==> flow/design.v <==
module reflex_core (
    input wire clk,                   
    input wire rst_n,                 
    input wire signed [15:0] z_pos,   
    input wire signed [15:0] z_vel,   
    input wire signed [15:0] kp_gain,
    input wire signed [15:0] kd_gain,
    input wire signed [15:0] vel_threshold,  
    output reg signed [15:0] u_out,   
    output reg guardian_active        
);
    reg signed [31:0] p_term;
    reg signed [31:0] d_term;
    reg signed [31:0] raw_sum;
    localparam signed [15:0] MAX_OUT = 16'd2000;   
    localparam signed [15:0] MIN_OUT = -16'd2000;  
    always @(posedge clk or negedge rst_n) begin
        if (!rst_n) begin
            u_out <= 16'd0;
            guardian_active <= 1'b0;
            p_term <= 32'd0;
            d_term <= 32'd0;
        end else begin
            if (($signed(z_vel) > $signed(vel_threshold)) || 
                ($signed(z_vel) < -$signed(vel_threshold))) begin
                guardian_active <= 1'b1;
                d_term <= z_vel * (kd_gain <<< 1); 
            end else begin
                guardian_active <= 1'b0;
                d_term <= z_vel * kd_gain;
            end
            p_term <= z_pos * kp_gain;  
            raw_sum = -(p_term + d_term); 
            if (raw_sum > MAX_OUT) 
                u_out <= MAX_OUT;
            else if (raw_sum < MIN_OUT) 
                u_out <= MIN_OUT;
            else
                u_out <= raw_sum[15:0];  
        end
    end
endmodule
# From RTL to reports: reflex_core
# The steps from the RTL of reflex_core to its reports follow in flow order.
# Line numbers count from 1 in the design file above.
# Operators: Yosys type, input widths -> output width; for muxes data width and select width s.
# A cell with -- has no value.
[design]
top = "reflex_core"
clock = "clk"
lib = "sky130hd"
lib_corner = "tt_025C_1v80"

# After elaboration
# Yosys after proc, flatten, opt, wreduce and memory -nomap, before mapping. Enables and synchronous resets that opt folds into registers are not counted as muxes. Memory bits, and registers merged into a memory's read port (data or address), are not among the register bits. Print and check cells are not counted.
[word_totals]
out_inout_bits = 17
in_bits = 82
clocked_rd_ports_x_width = 0
register_bits = 81
mem_bits_ro = 0
ramBits = 0
latch_bits = 0
n_memories = 0
[op_classes]
reduce_and_logical = 1
logic = 0
n_mul = 3
div_mod_pow = 0
mux = 4
equal = 0
add_sub_neg = 3
n_cmp = 4
shift = 0
[ops]
columns = ["cell", "n"]
rows = [
  ["$mul 16x16->32", 2],
  ["$mul 16x16->31", 1],
  ["$gt 32x12->1 const B", 1],
  ["$lt 32x12->1 const B", 1],
  ["$add 32x32->32", 1],
  ["$neg 32->32", 1],
  ["$mux 32", 1],
  ["$mux 16", 2],
  ["$gt 16x16->1", 1],
  ["$lt 16x16->1", 1],
  ["$neg 16->16", 1],
  ["$logic_or 1x1->1", 1],
  ["$mux 1", 1],
]

# Logic depth
# Longest topological path by Yosys (ltp), each cell counted once; first at word level (registers and memories cut), then after technology mapping (sequential cells cut; the memories' decode and read muxes count).
[logic_depth]
ltp_word = 5
ABC_AREA = 0
depth_mapped = 25
depth_no_buf = 24

# Synthesis result
# Source: synth_stat.txt of the flow (Yosys; design flattened, memories mapped). It holds for the ABC_AREA given above (unset counts as 0); a run with the other value may have another netlist.
# Totals and module areas in this step are rounded.
[mapped]
n_buf = 81
seq_area_mm2 = 0.00203
ff_cells = 81
yosys_area_mm2 = 0.0259
cell_count = 2869
[by_type]
columns = ["cell_type", "n", "type_area_um2"]
rows = [
  ["sky130_fd_sc_hd__fa_1", 525, 1.05E+04],
  ["sky130_fd_sc_hd__ha_1", 257, 3.22E+03],
  ["sky130_fd_sc_hd__inv_1", 698, 2.62E+03],
  ["sky130_fd_sc_hd__dfrtp_1", 81, 2.03E+03],
  ["sky130_fd_sc_hd__and2_1", 236, 1.48E+03],
  ["sky130_fd_sc_hd__nand2_1", 321, 1.2E+03],
  ["sky130_fd_sc_hd__xnor2_1", 76, 665.638],
  ["sky130_fd_sc_hd__a21oi_1", 74, 370.355],
  ["sky130_fd_sc_hd__nor2_1", 87, 326.563],
  ["sky130_fd_sc_hd__o21ai_0", 56, 280.269],
  ["sky130_fd_sc_hd__a21o_1", 37, 277.766],
  ["sky130_fd_sc_hd__clkbuf_1", 74, 277.766],
  ["sky130_fd_sc_hd__xor2_1", 25, 218.96],
  ["sky130_fd_sc_hd__o21a_1", 23, 172.666],
  ["sky130_fd_sc_hd__nand2b_1", 25, 156.4],
  ["sky130_fd_sc_hd__mux2_2", 12, 135.13],
  ["sky130_fd_sc_hd__nor3_1", 25, 125.12],
  ["sky130_fd_sc_hd__nand3_1", 23, 115.11],
]
# Other cell types: 61; their cells: 214.

# Timing after synthesis
# Path of least setup slack by OpenSTA after synthesis, without wires, with an ideal clock, recovery checks aside; 20% of the period is set as input and as output delay. Where synthesis merged equal registers, the netlist keeps one of their names.
[synth_path]
path_type = "in2reg"
start = "input port z_vel[15]"
end = "register d_term[30]"
path_delay_ns = 5.994
t_arrival_ns = 7.469
required_ns = 7.875
stages = 22
slack_ns = 0.406
period_ns = 8.0
n_path_buf = 2
synth_period_reached_ns = 7.594
# "path_delay_ns" is the arrival time less input delay plus setup time.
# "stages": output pins that drive a net of the path, with the launching flip-flop's if there is one; two outputs of one cell count as two.
# "synth_period_reached_ns" = period - worst setup slack (recovery checks aside). The figure is calculated, with input and output delays left at 20% of the set period.
# Between the ends stands the longest chain of elaborated cells between them, by number of cells; it is not shown to be the way that was timed. Of several equally long chains one is given.
# Each line given opens the expression or statement behind the cell; cells for indexed reads and writes are added by Yosys, which also makes memories of some case tables.
# A register here has more assigning lines than the two given.
[synth_via]
path_cell_list = "sky130_fd_sc_hd__clkbuf_1 sky130_fd_sc_hd__nand2_1 sky130_fd_sc_hd__inv_1 sky130_fd_sc_hd__fa_1 sky130_fd_sc_hd__fa_1 sky130_fd_sc_hd__fa_1 sky130_fd_sc_hd__fa_1 sky130_fd_sc_hd__fa_1 sky130_fd_sc_hd__inv_1 sky130_fd_sc_hd__fa_1 sky130_fd_sc_hd__inv_1 sky130_fd_sc_hd__ha_1 sky130_fd_sc_hd__clkbuf_1 sky130_fd_sc_hd__and3_1 sky130_fd_sc_hd__nand3_1 sky130_fd_sc_hd__inv_1 sky130_fd_sc_hd__o211ai_1 sky130_fd_sc_hd__a311oi_1 sky130_fd_sc_hd__a21o_1 sky130_fd_sc_hd__a21oi_1 sky130_fd_sc_hd__xnor2_1 sky130_fd_sc_hd__mux2_2"
elab_chain_cells = 3
cone_cells = 6
cone_lines = 4
classes_between = "mul (2); compare (2); mux (1); reduce/logical (1)"
[synth_rtl]
columns = ["element", "line", "source"]
rows = [
  ["start, declared", 5, "input wire signed [15:0] z_vel,"],
  ["$gt 16x16->1", 24, "if (($signed(z_vel) > $signed(vel_threshold)) ||"],
  ["$logic_or 1x1->1", 24, ""],
  ["$mux 32", 24, ""],
  ["end, assigned", 27, "d_term <= z_vel * (kd_gain <<< 1);"],
  ["end, assigned", 30, "d_term <= z_vel * kd_gain;"],
  ["end, declared", 13, "reg signed [31:0] d_term;"],
]

# Worst path after layout
# From the final timing report of job 1: the path of least setup slack in the routed layout; clock arrival at registers is part of the times.
[layout_path]
path_type = "in2reg"
start = "input port z_vel[5]"
end = "register d_term[24]"
n_path_buf = 2
required_ns = 8.16
slack_ns = -0.02
stages = 25
period_ns = 7.92
t_arrival_ns = 8.18
# Between the ends stands the longest chain of elaborated cells between them, by number of cells; it is not shown to be the way that was timed. Of several equally long chains one is given.
# A register here has more assigning lines than the two given.
[layout_via]
path_cell_list = "sky130_fd_sc_hd__clkdlybuf4s50_1 sky130_fd_sc_hd__buf_4 sky130_fd_sc_hd__and2_1 sky130_fd_sc_hd__fa_1 sky130_fd_sc_hd__inv_1 sky130_fd_sc_hd__fa_1 sky130_fd_sc_hd__inv_1 sky130_fd_sc_hd__ha_1 sky130_fd_sc_hd__inv_1 sky130_fd_sc_hd__fa_1 sky130_fd_sc_hd__inv_1 sky130_fd_sc_hd__fa_1 sky130_fd_sc_hd__inv_1 sky130_fd_sc_hd__fa_1 sky130_fd_sc_hd__inv_1 sky130_fd_sc_hd__ha_1 sky130_fd_sc_hd__or4_1 sky130_fd_sc_hd__o22ai_1 sky130_fd_sc_hd__o221ai_1 sky130_fd_sc_hd__and3_1 sky130_fd_sc_hd__o31a_1 sky130_fd_sc_hd__or4_1 sky130_fd_sc_hd__a31oi_1 sky130_fd_sc_hd__xor2_1 sky130_fd_sc_hd__mux2i_1"
elab_chain_cells = 3
cone_cells = 6
cone_lines = 4
classes_between = "mul (2); compare (2); mux (1); reduce/logical (1)"
[layout_rtl]
columns = ["element", "line", "source"]
rows = [
  ["start, declared", 5, "input wire signed [15:0] z_vel,"],
  ["$gt 16x16->1", 24, "if (($signed(z_vel) > $signed(vel_threshold)) ||"],
  ["$logic_or 1x1->1", 24, ""],
  ["$mux 32", 24, ""],
  ["end, assigned", 27, "d_term <= z_vel * (kd_gain <<< 1);"],
  ["end, assigned", 30, "d_term <= z_vel * kd_gain;"],
  ["end, declared", 13, "reg signed [31:0] d_term;"],
]

Hand-over note for reflex_core

Below are 2 stored runs of the flow (Yosys, OpenROAD; platform sky130hd) on reflex_core, each with its settings and what was measured, unordered. Constraints: input delay and output delay 20% of the set period each, output load 0.01 pF.
"achieved_period_ns" is the run's clock period less its worst setup slack. It is reckoned from that one timing run; input and output delays stay at 20% of the period that was set.
"timing.worst_path_ns" means the part of the period allowed to the worst setup path (the constraints hold back 20% at inputs and 20% at outputs) less its slack; where the path has registers, the arrival times of their clocks count too.
The results are shown rounded.

# job 1
==> flow/run.sh <==
#!/bin/bash
# the make line also repeats the synthesis and layout settings of config.mk as NAME=value (left out here)
make -C /OpenROAD-flow-scripts/flow DESIGN_CONFIG=/design/flow/config.mk WORK_HOME=/design/flow/orfs CLKGATE_MAP_FILE= finish
==> flow/config.mk <==
export PLATFORM = sky130hd
export DESIGN_NAME = reflex_core
export DESIGN_NICKNAME = reflex_core
export VERILOG_FILES = /design/flow/design.v
export SDC_FILE = /design/flow/constraint.sdc
export NUM_CORES = 4
export LEC_CHECK = 0
export ABC_AREA = 0
export CAP_MARGIN = 20
export CORE_ASPECT_RATIO = 1.78
export CORE_MARGIN = 10
export CORE_UTILIZATION = 34
export CTS_CLUSTER_DIAMETER = 233
export HOLD_SLACK_MARGIN = 0.15
export MAX_ROUTING_LAYER = met4
export MIN_ROUTING_LAYER = met2
export PLACE_DENSITY_LB_ADDON = 0.22
export SETUP_SLACK_MARGIN = -0.39
export SLEW_MARGIN = 20
==> flow/constraint.sdc <==
create_clock -name core_clock -period 7.92 [get_ports {clk}]
set_input_delay 1.5840 -clock core_clock [delete_from_list [all_inputs] [get_ports {clk}]]
set_output_delay 1.5840 -clock core_clock [all_outputs]
set_load 0.01 [all_outputs]

==> job 1: results <==
timing.worst_path_ns=6.35
worst_path_kind="in2reg"
layout_stdcell_area_mm2=0.0304
design.die.area_mm2=0.088
setupTns_ns=-0.035
post_route_util_frac=0.401
post_synth_area_mm2=0.0259
worst_hold_slack_ns=0.756
achieved_period_ns=7.939
worst_setup_slack_ns=-0.019

# job 2
==> flow/run.sh <==
#!/bin/bash
# the make line also repeats the synthesis and layout settings of config.mk as NAME=value (left out here)
make -C /OpenROAD-flow-scripts/flow DESIGN_CONFIG=/design/flow/config.mk WORK_HOME=/design/flow/orfs CLKGATE_MAP_FILE= finish
==> flow/config.mk <==
export PLATFORM = sky130hd
export DESIGN_NAME = reflex_core
export DESIGN_NICKNAME = reflex_core
export VERILOG_FILES = /design/flow/design.v
export SDC_FILE = /design/flow/constraint.sdc
export NUM_CORES = 4
export LEC_CHECK = 0
export CAP_MARGIN = 20
export CORE_MARGIN = 2
export CORE_UTILIZATION = 42
export SLEW_MARGIN = 20
==> flow/constraint.sdc <==
create_clock -name core_clock -period 7.78 [get_ports {clk}]
set_input_delay 1.5560 -clock core_clock [delete_from_list [all_inputs] [get_ports {clk}]]
set_output_delay 1.5560 -clock core_clock [all_outputs]
set_load 0.01 [all_outputs]

==> job 2: results <==
timing.worst_path_ns=6.01
worst_path_kind="in2reg"
layout_stdcell_area_mm2=0.0302
design.die.area_mm2=0.0636
setupTns_ns=0.000
post_route_util_frac=0.498
post_synth_area_mm2=0.0259
worst_hold_slack_ns=0.743
achieved_period_ns=7.562
worst_setup_slack_ns=0.218

End of note.
